==> flow/design.v <==
`timescale 1ns / 1ps
module rrc_filter #(
	parameter WIDTH = 9
)(
	input logic clk,
	input logic rst,
	input logic signed [WIDTH-1:0] filter_in,
	output logic signed [WIDTH-1:0] filter_out
);
	logic signed [WIDTH-1:0] shift_reg_out [0:31];
	logic signed [2*WIDTH-1:0] mul_sum [0:32];
	logic signed [23:0] acc_sum;
	integer i;
	always @(posedge clk or posedge rst) begin
		if(rst) begin
			for(i = 0; i < 32; i=i+1) begin
				shift_reg_out[i] <= 9'b0;
			end
		end
		else begin
			shift_reg_out[0] <= filter_in;
			for(i = 0; i < 31; i=i+1) begin
				shift_reg_out[i+1] <= shift_reg_out[i];
			end
		end
	end
	multiplier_9b #(.WIDTH(9)) MUL0(.mul_in(filter_in), .coefficient(9'd0), .mul_out(mul_sum[0]));
	multiplier_9b #(.WIDTH(9)) MUL1(.mul_in(shift_reg_out[0]), .coefficient(-9'd1), .mul_out(mul_sum[1]));
	multiplier_9b #(.WIDTH(9)) MUL2(.mul_in(shift_reg_out[1]), .coefficient(9'd1),.mul_out(mul_sum[2]));
	multiplier_9b #(.WIDTH(9)) MUL3(.mul_in(shift_reg_out[2]), .coefficient(9'd0),.mul_out(mul_sum[3]));
	multiplier_9b #(.WIDTH(9)) MUL4(.mul_in(shift_reg_out[3]), .coefficient(-9'd1),.mul_out(mul_sum[4]));
	multiplier_9b #(.WIDTH(9)) MUL5(.mul_in(shift_reg_out[4]), .coefficient(9'd2),.mul_out(mul_sum[5]));
	multiplier_9b #(.WIDTH(9)) MUL6(.mul_in(shift_reg_out[5]), .coefficient(9'd0),.mul_out(mul_sum[6]));
	multiplier_9b #(.WIDTH(9)) MUL7(.mul_in(shift_reg_out[6]), .coefficient(-9'd2),.mul_out(mul_sum[7]));
	multiplier_9b #(.WIDTH(9)) MUL8(.mul_in(shift_reg_out[7]), .coefficient(9'd2),.mul_out(mul_sum[8]));
	multiplier_9b #(.WIDTH(9)) MUL9(.mul_in(shift_reg_out[8]), .coefficient(9'd0),.mul_out(mul_sum[9]));
	multiplier_9b #(.WIDTH(9)) MUL10(.mul_in(shift_reg_out[9]), .coefficient(-9'd6),.mul_out(mul_sum[10]));
	multiplier_9b #(.WIDTH(9)) MUL11(.mul_in(shift_reg_out[10]), .coefficient(9'd8),.mul_out(mul_sum[11]));
	multiplier_9b #(.WIDTH(9)) MUL12(.mul_in(shift_reg_out[11]), .coefficient(9'd10),.mul_out(mul_sum[12]));
	multiplier_9b #(.WIDTH(9)) MUL13(.mul_in(shift_reg_out[12]), .coefficient(-9'd28),.mul_out(mul_sum[13]));
	multiplier_9b #(.WIDTH(9)) MUL14(.mul_in(shift_reg_out[13]), .coefficient(-9'd14),.mul_out(mul_sum[14]));
	multiplier_9b #(.WIDTH(9)) MUL15(.mul_in(shift_reg_out[14]), .coefficient(9'd111),.mul_out(mul_sum[15]));
	multiplier_9b #(.WIDTH(9)) MUL16(.mul_in(shift_reg_out[15]), .coefficient(9'd196),.mul_out(mul_sum[16]));
	multiplier_9b #(.WIDTH(9)) MUL17(.mul_in(shift_reg_out[16]), .coefficient(9'd111),.mul_out(mul_sum[17]));
	multiplier_9b #(.WIDTH(9)) MUL18(.mul_in(shift_reg_out[17]), .coefficient(-9'd14),.mul_out(mul_sum[18]));
	multiplier_9b #(.WIDTH(9)) MUL19(.mul_in(shift_reg_out[18]), .coefficient(-9'd28),.mul_out(mul_sum[19]));
	multiplier_9b #(.WIDTH(9)) MUL20(.mul_in(shift_reg_out[19]), .coefficient(9'd10),.mul_out(mul_sum[20]));
	multiplier_9b #(.WIDTH(9)) MUL21(.mul_in(shift_reg_out[20]), .coefficient(9'd8),.mul_out(mul_sum[21]));
	multiplier_9b #(.WIDTH(9)) MUL22(.mul_in(shift_reg_out[21]), .coefficient(-9'd6),.mul_out(mul_sum[22]));
	multiplier_9b #(.WIDTH(9)) MUL23(.mul_in(shift_reg_out[22]), .coefficient(9'd0),.mul_out(mul_sum[23]));
	multiplier_9b #(.WIDTH(9)) MUL24(.mul_in(shift_reg_out[23]), .coefficient(9'd2),.mul_out(mul_sum[24]));
	multiplier_9b #(.WIDTH(9)) MUL25(.mul_in(shift_reg_out[24]), .coefficient(-9'd2),.mul_out(mul_sum[25]));
	multiplier_9b #(.WIDTH(9)) MUL26(.mul_in(shift_reg_out[25]), .coefficient(9'd0),.mul_out(mul_sum[26]));
	multiplier_9b #(.WIDTH(9)) MUL27(.mul_in(shift_reg_out[26]), .coefficient(9'd2),.mul_out(mul_sum[27]));
	multiplier_9b #(.WIDTH(9)) MUL28(.mul_in(shift_reg_out[27]), .coefficient(-9'd1),.mul_out(mul_sum[28]));
	multiplier_9b #(.WIDTH(9)) MUL29(.mul_in(shift_reg_out[28]), .coefficient(9'd0),.mul_out(mul_sum[29]));
	multiplier_9b #(.WIDTH(9)) MUL30(.mul_in(shift_reg_out[29]), .coefficient(9'd1),.mul_out(mul_sum[30]));
	multiplier_9b #(.WIDTH(9)) MUL31(.mul_in(shift_reg_out[30]), .coefficient(-9'd1),.mul_out(mul_sum[31]));
	multiplier_9b #(.WIDTH(9)) MUL32(.mul_in(shift_reg_out[31]), .coefficient(9'd0),.mul_out(mul_sum[32]));
	always_comb begin : accumulate_sum
		acc_sum = mul_sum[0] + mul_sum[1] + mul_sum[2] + mul_sum[3] + mul_sum[4] + 
		mul_sum[5] + mul_sum[6] + mul_sum[7] + mul_sum[8] + mul_sum[9] + 
		mul_sum[10] + mul_sum[11] + mul_sum[12] + mul_sum[13] + mul_sum[14] + 
		mul_sum[15] + mul_sum[16] + mul_sum[17] + mul_sum[18] + mul_sum[19] + 
		mul_sum[20] + mul_sum[21] + mul_sum[22] + mul_sum[23] + mul_sum[24] + 
		mul_sum[25] + mul_sum[26] + mul_sum[27] + mul_sum[28] + mul_sum[29] + 
		mul_sum[30] + mul_sum[31] + mul_sum[32];  
	end
	logic signed [15:0] trunc_frac_sum;
	assign trunc_frac_sum = acc_sum[23:8];
	always_ff @( posedge clk or posedge rst ) begin : blockName
		if(rst) begin
			filter_out <= 0;
		end
		else if(trunc_frac_sum > 255) begin
			filter_out <= 255;
		end
		else if(trunc_frac_sum < -256) begin
			filter_out <= -256;
		end
		else begin
			filter_out <= trunc_frac_sum;
		end
	end
endmodule
module multiplier_9b #(
	parameter WIDTH = 9
)(
	input logic signed [WIDTH-1:0] mul_in,
	input logic signed [WIDTH-1:0] coefficient,
	output logic signed [2*WIDTH-1:0] mul_out
);
	assign mul_out = mul_in * coefficient;
endmodule
## From RTL to reports: rrc_filter

What the tools print for rrc_filter, step after step.
Line numbers count from 1 in the design file above.
Operators carry their Yosys type and port widths (W data, S select, Z words).
Cell names lack the library's common part.
Not given: --

- Top: rrc_filter
- Clock: clk
- Library: sky130hd
- Corner: tt_025C_1v80

## Word level

Counts by Yosys on the flattened word-level netlist (proc, flatten, opt, wreduce). Print and check cells are left out. Cells with the same type and inputs are merged into one.

- Register bits: 288
- Bits of input ports: 11
- Output and inout bits: 9
- Cells after elaboration: 77

- $add $sub $neg: 30
- Multiply operators: 11
- Order comparisons: 2
- Muxes and demuxes: 2

Operators with widths:

| kind | count |
|---|---|
| $add A24 B18 Y24 | 13 |
| $mul A9 B4 Y13 const B | 6 |
| $mul A9 B8 Y17 const B | 2 |
| $mul A9 B7 Y16 const B | 1 |
| $mul A9 B3 Y12 const B | 2 |
| $neg A9 Y18 | 4 |
| $add A24 B10 Y24 | 2 |
| $add A24 B12 Y24 | 2 |
| $neg A9 Y17 | 2 |
| $add A23 B13 Y24 | 1 |
| $add A24 B9 Y24 | 1 |
| $add A22 B10 Y23 | 1 |
| $add A21 B18 Y22 | 1 |
| $add A20 B10 Y21 | 1 |
| $add A19 B18 Y20 | 1 |
| $add A18 B9 Y19 | 1 |
| $mux W9 | 2 |
| $gt A16 B9 Y1 const B | 1 |
| $lt A16 B9 Y1 const B | 1 |

## Depth

Longest topological path by Yosys (ltp), each cell counted once; first at word level (registers and memories cut), then after technology mapping (sequential cells cut; the memories' decode and read muxes count).

- Depth after elaboration: 28
- ABC_AREA: 1
- Mapped depth: 48
- Mapped depth without buffers: 48

## After synthesis

The flow's flattened synthesis, as Yosys stat reports it; memories are mapped. The netlist is that of the ABC_AREA named above (0 if unset); the other value can give another one.

Cell types:

| type | count | total area (um^2) |
|---|---|---|
| fa_1 | 409 | 8.19E+03 |
| dfrtp_1 | 288 | 7.21E+03 |
| ha_1 | 330 | 4,128.96 |
| inv_1 | 690 | 2.59E+03 |
| xor2_1 | 89 | 779.498 |
| nand2_1 | 168 | 630.605 |
| xnor2_1 | 53 | 464.195 |
| a21oi_1 | 91 | 455.437 |
| nor2_1 | 62 | 232.723 |
| nand3_1 | 34 | 170.163 |
| a21o_1 | 20 | 150.144 |
| o21bai_1 | 20 | 150.144 |
| o21ai_0 | 25 | 125.12 |
| a31oi_1 | 9 | 56.304 |
| nor3_1 | 10 | 50.048 |
| nand2_2 | 7 | 43.792 |
| nand4_1 | 6 | 37.536 |
| a31o_2 | 4 | 35.034 |

Not listed: further types 17, cells in them 29.

- Cells in the netlist: 2,344
- Chip area (Yosys): 25,719.7 um^2
- Flip-flops: 288
- Buffers: 1

## Timing after synthesis

OpenSTA on the mapped netlist: ideal clock, no wires. The path of least setup slack (recovery checks aside). Input and output delay are each 20% of the period. Register names are those of the netlist, which keeps one name where synthesis merged equal registers.

- Path kind: reg2reg
- Start: register shift_reg_out[14][8]
- End: register filter_out[0]
- Clock period: 10.5 ns
- Arrival: 8.899 ns
- Required time: 10.380 ns
- Path slack: 1.481 ns
- Delay of the path: 9.019 ns
- Stages on the path: 37
- Path buffers: 0
- Synthesis period reached: 9.019 ns

"delay of the path" = arrival - input delay + setup time.
"stages on the path": output pins that drive a net of the path, with the launching flip-flop's if there is one; two outputs of one cell count as two.
"synthesis period reached" is the clock period less the worst setup slack; recovery checks do not enter. This is arithmetic on one report: input and output delays are still those of the set period (20% each).
Between the ends stands the longest chain of elaborated cells between them, by number of cells; it is not shown to be the way that was timed. Of several equally long chains one is given.
Each line given opens the expression or statement behind the cell; cells for indexed reads and writes are added by Yosys, which also makes memories of some case tables.
A register here has more assigning lines than the two given.

- Path through: dfrtp_1 inv_1 fa_1 inv_1 fa_1 fa_1 ha_1 nand2_1 a21oi_1 a211oi_1 nand2_1 a21oi_1 o31ai_1 xnor2_1 fa_1 fa_1 inv_1 fa_1 fa_1 inv_1 fa_1 inv_1 fa_1 inv_1 fa_1 inv_1 ha_1 nand2_1 nand2_1 o21bai_1 a21oi_2 nand2_2 a21oi_2 xor2_2 inv_1 nand2_2 nand2_1
- Length of the longest elaborated chain: 18
- Elaborated cells on any way between the ends: 19
- Source lines of those cells: 4
- Classes of those cells: add/sub (14); mul (1); compare (2); mux (2)

Ends and longest elaborated chain, after synthesis:

| what | RTL line | text |
|---|---|---|
| start, declared | 10 | `logic signed [WIDTH-1:0] shift_reg_out [0:31];` |
| start, assigned | 17 | `shift_reg_out[i] <= 9'b0;` |
| start, assigned | 23 | `shift_reg_out[i+1] <= shift_reg_out[i];` |
| $mul A9 B8 Y17 | 93 | `assign mul_out = mul_in * coefficient;` |
| $add A24 B18 Y24 (6 in a row) | 61 | `acc_sum = mul_sum[0] + mul_sum[1] + mul_sum[2] + mul_sum[3] + mul_sum[4] +` |
| $add A24 B12 Y24 | 61 |  |
| $add A24 B18 Y24 | 61 |  |
| $add A24 B10 Y24 | 61 |  |
| $add A24 B18 Y24 | 61 |  |
| $add A24 B10 Y24 | 61 |  |
| $add A24 B18 Y24 | 61 |  |
| $add A24 B9 Y24 | 61 |  |
| $add A24 B18 Y24 | 61 |  |
| $lt A16 B9 Y1 | 78 | `else if(trunc_frac_sum < -256) begin` |
| $mux W9 | 78 |  |
| $mux W9 | 75 | `else if(trunc_frac_sum > 255) begin` |
| end, assigned | 79 | `filter_out <= -256;` |
| end, assigned | 82 | `filter_out <= trunc_frac_sum;` |
| end, declared | 8 | `output logic signed [WIDTH-1:0] filter_out` |

## Path in the finished layout

From the final timing report of record 1: the path of least setup slack in the routed layout; clock arrival at registers is part of the times.

- Path kind: reg2reg
- Start: register shift_reg_out[14][8]
- End: register filter_out[4]
- Clock period: 13.9 ns
- Arrival: 10.42 ns
- Required time: 14.39 ns
- Path slack: 3.96 ns
- Stages on the path: 39
- Path buffers: 0

Between the ends stands the longest chain of elaborated cells between them, by number of cells; it is not shown to be the way that was timed. Of several equally long chains one is given.
A register here has more assigning lines than the two given.

- Path through: dfrtp_1 inv_1 fa_1 inv_1 fa_1 fa_1 ha_1 inv_1 nor3_1 nand2_1 o211ai_1 a31oi_1 o21ai_0 xnor2_1 inv_1 fa_1 inv_1 fa_1 [... 3 more ...] inv_1 fa_1 fa_1 inv_1 fa_1 ha_1 a21oi_1 nand2_1 a21oi_1 nand2_1 nand2_1 nand2_1 nor2_1 nand2_1 nor2_1 nand2_1 nand2_2 nand2_1
- Length of the longest elaborated chain: 18
- Elaborated cells on any way between the ends: 19
- Source lines of those cells: 4
- Classes of those cells: add/sub (14); mul (1); compare (2); mux (2)

Ends and longest elaborated chain, after layout:

| what | RTL line | text |
|---|---|---|
| start, declared | 10 | `logic signed [WIDTH-1:0] shift_reg_out [0:31];` |
| start, assigned | 17 | `shift_reg_out[i] <= 9'b0;` |
| start, assigned | 23 | `shift_reg_out[i+1] <= shift_reg_out[i];` |
| $mul A9 B8 Y17 | 93 | `assign mul_out = mul_in * coefficient;` |
| $add A24 B18 Y24 (6 in a row) | 61 | `acc_sum = mul_sum[0] + mul_sum[1] + mul_sum[2] + mul_sum[3] + mul_sum[4] +` |
| $add A24 B12 Y24 | 61 |  |
| $add A24 B18 Y24 | 61 |  |
| $add A24 B10 Y24 | 61 |  |
| $add A24 B18 Y24 | 61 |  |
| $add A24 B10 Y24 | 61 |  |
| $add A24 B18 Y24 | 61 |  |
| $add A24 B9 Y24 | 61 |  |
| $add A24 B18 Y24 | 61 |  |
| $lt A16 B9 Y1 | 78 | `else if(trunc_frac_sum < -256) begin` |
| $mux W9 | 78 |  |
| $mux W9 | 75 | `else if(trunc_frac_sum > 255) begin` |
| end, assigned | 79 | `filter_out <= -256;` |
| end, assigned | 82 | `filter_out <= trunc_frac_sum;` |
| end, declared | 8 | `output logic signed [WIDTH-1:0] filter_out` |

Module rrc_filter, platform sky130hd: 4 stored runs of the flow (Yosys, OpenROAD) with differing settings, in no particular order. Input and output delays are each 20% of the period that was set; the output load is 0.01 pF.
"allowed time less slack (worst setup path)": the worst setup path's part of the clock period (all of it between registers, 20% less for each end at a port) less its slack. A launch clock that arrives late makes it longer, a capture clock that arrives late makes it shorter.
Among the settings, n/a means not set for that run.

| item | record 1 | record 2 | record 3 | record 4 |
|---|---|---|---|---|
| ABC_AREA | 1 | n/a | n/a | n/a |
| CORE_MARGIN | 6 | 2 | 2 | 7 |
| CORE_UTILIZATION | 15 | 52 | 40 | 40 |
| CTS_CLUSTER_SIZE | 77 | n/a | n/a | n/a |
| MIN_ROUTING_LAYER | met1 | n/a | n/a | n/a |
| PLACE_DENSITY | 0.91 | n/a | n/a | 0.65 |
| SLEW_MARGIN | 5 | 5 | 20 | 0 |
| period_ns | 13.9 | 15.1 | 10.5 | 15.1 |
| CAP_MARGIN | 20 | 25 | 20 | 0 |
| GPL_ROUTABILITY_DRIVEN | n/a | 1 | n/a | n/a |
| HOLD_SLACK_MARGIN | n/a | 0.07 | n/a | n/a |
| PLACE_DENSITY_LB_ADDON | n/a | 0.22 | n/a | n/a |
| GPL_TIMING_DRIVEN | n/a | n/a | n/a | 0 |
| MAX_ROUTING_LAYER | n/a | n/a | n/a | met4 |
| sum of negative setup slack (ns) | 0.000 | 0.000 | 0.000 | 0.000 |
| standard-cell area after layout (um^2) | 29,763.5 | 27,669.0 | 28,222.1 | 27,755.4 |
| setup slack of the worst path (ns) | 3.963 | 3.979 | 0.424 | 3.820 |
| allowed time less slack (worst setup path) (ns) | 9.94 | 11.12 | 10.08 | 11.28 |
| critical path kind | reg2reg | reg2reg | reg2reg | reg2reg |
| mapped cell area after synthesis (um^2) | 25,719.7 | 25,449.4 | 25,449.4 | 25,449.4 |
| die size (um^2) | 181,544.0 | 50,726.3 | 65,656.4 | 70,881.1 |
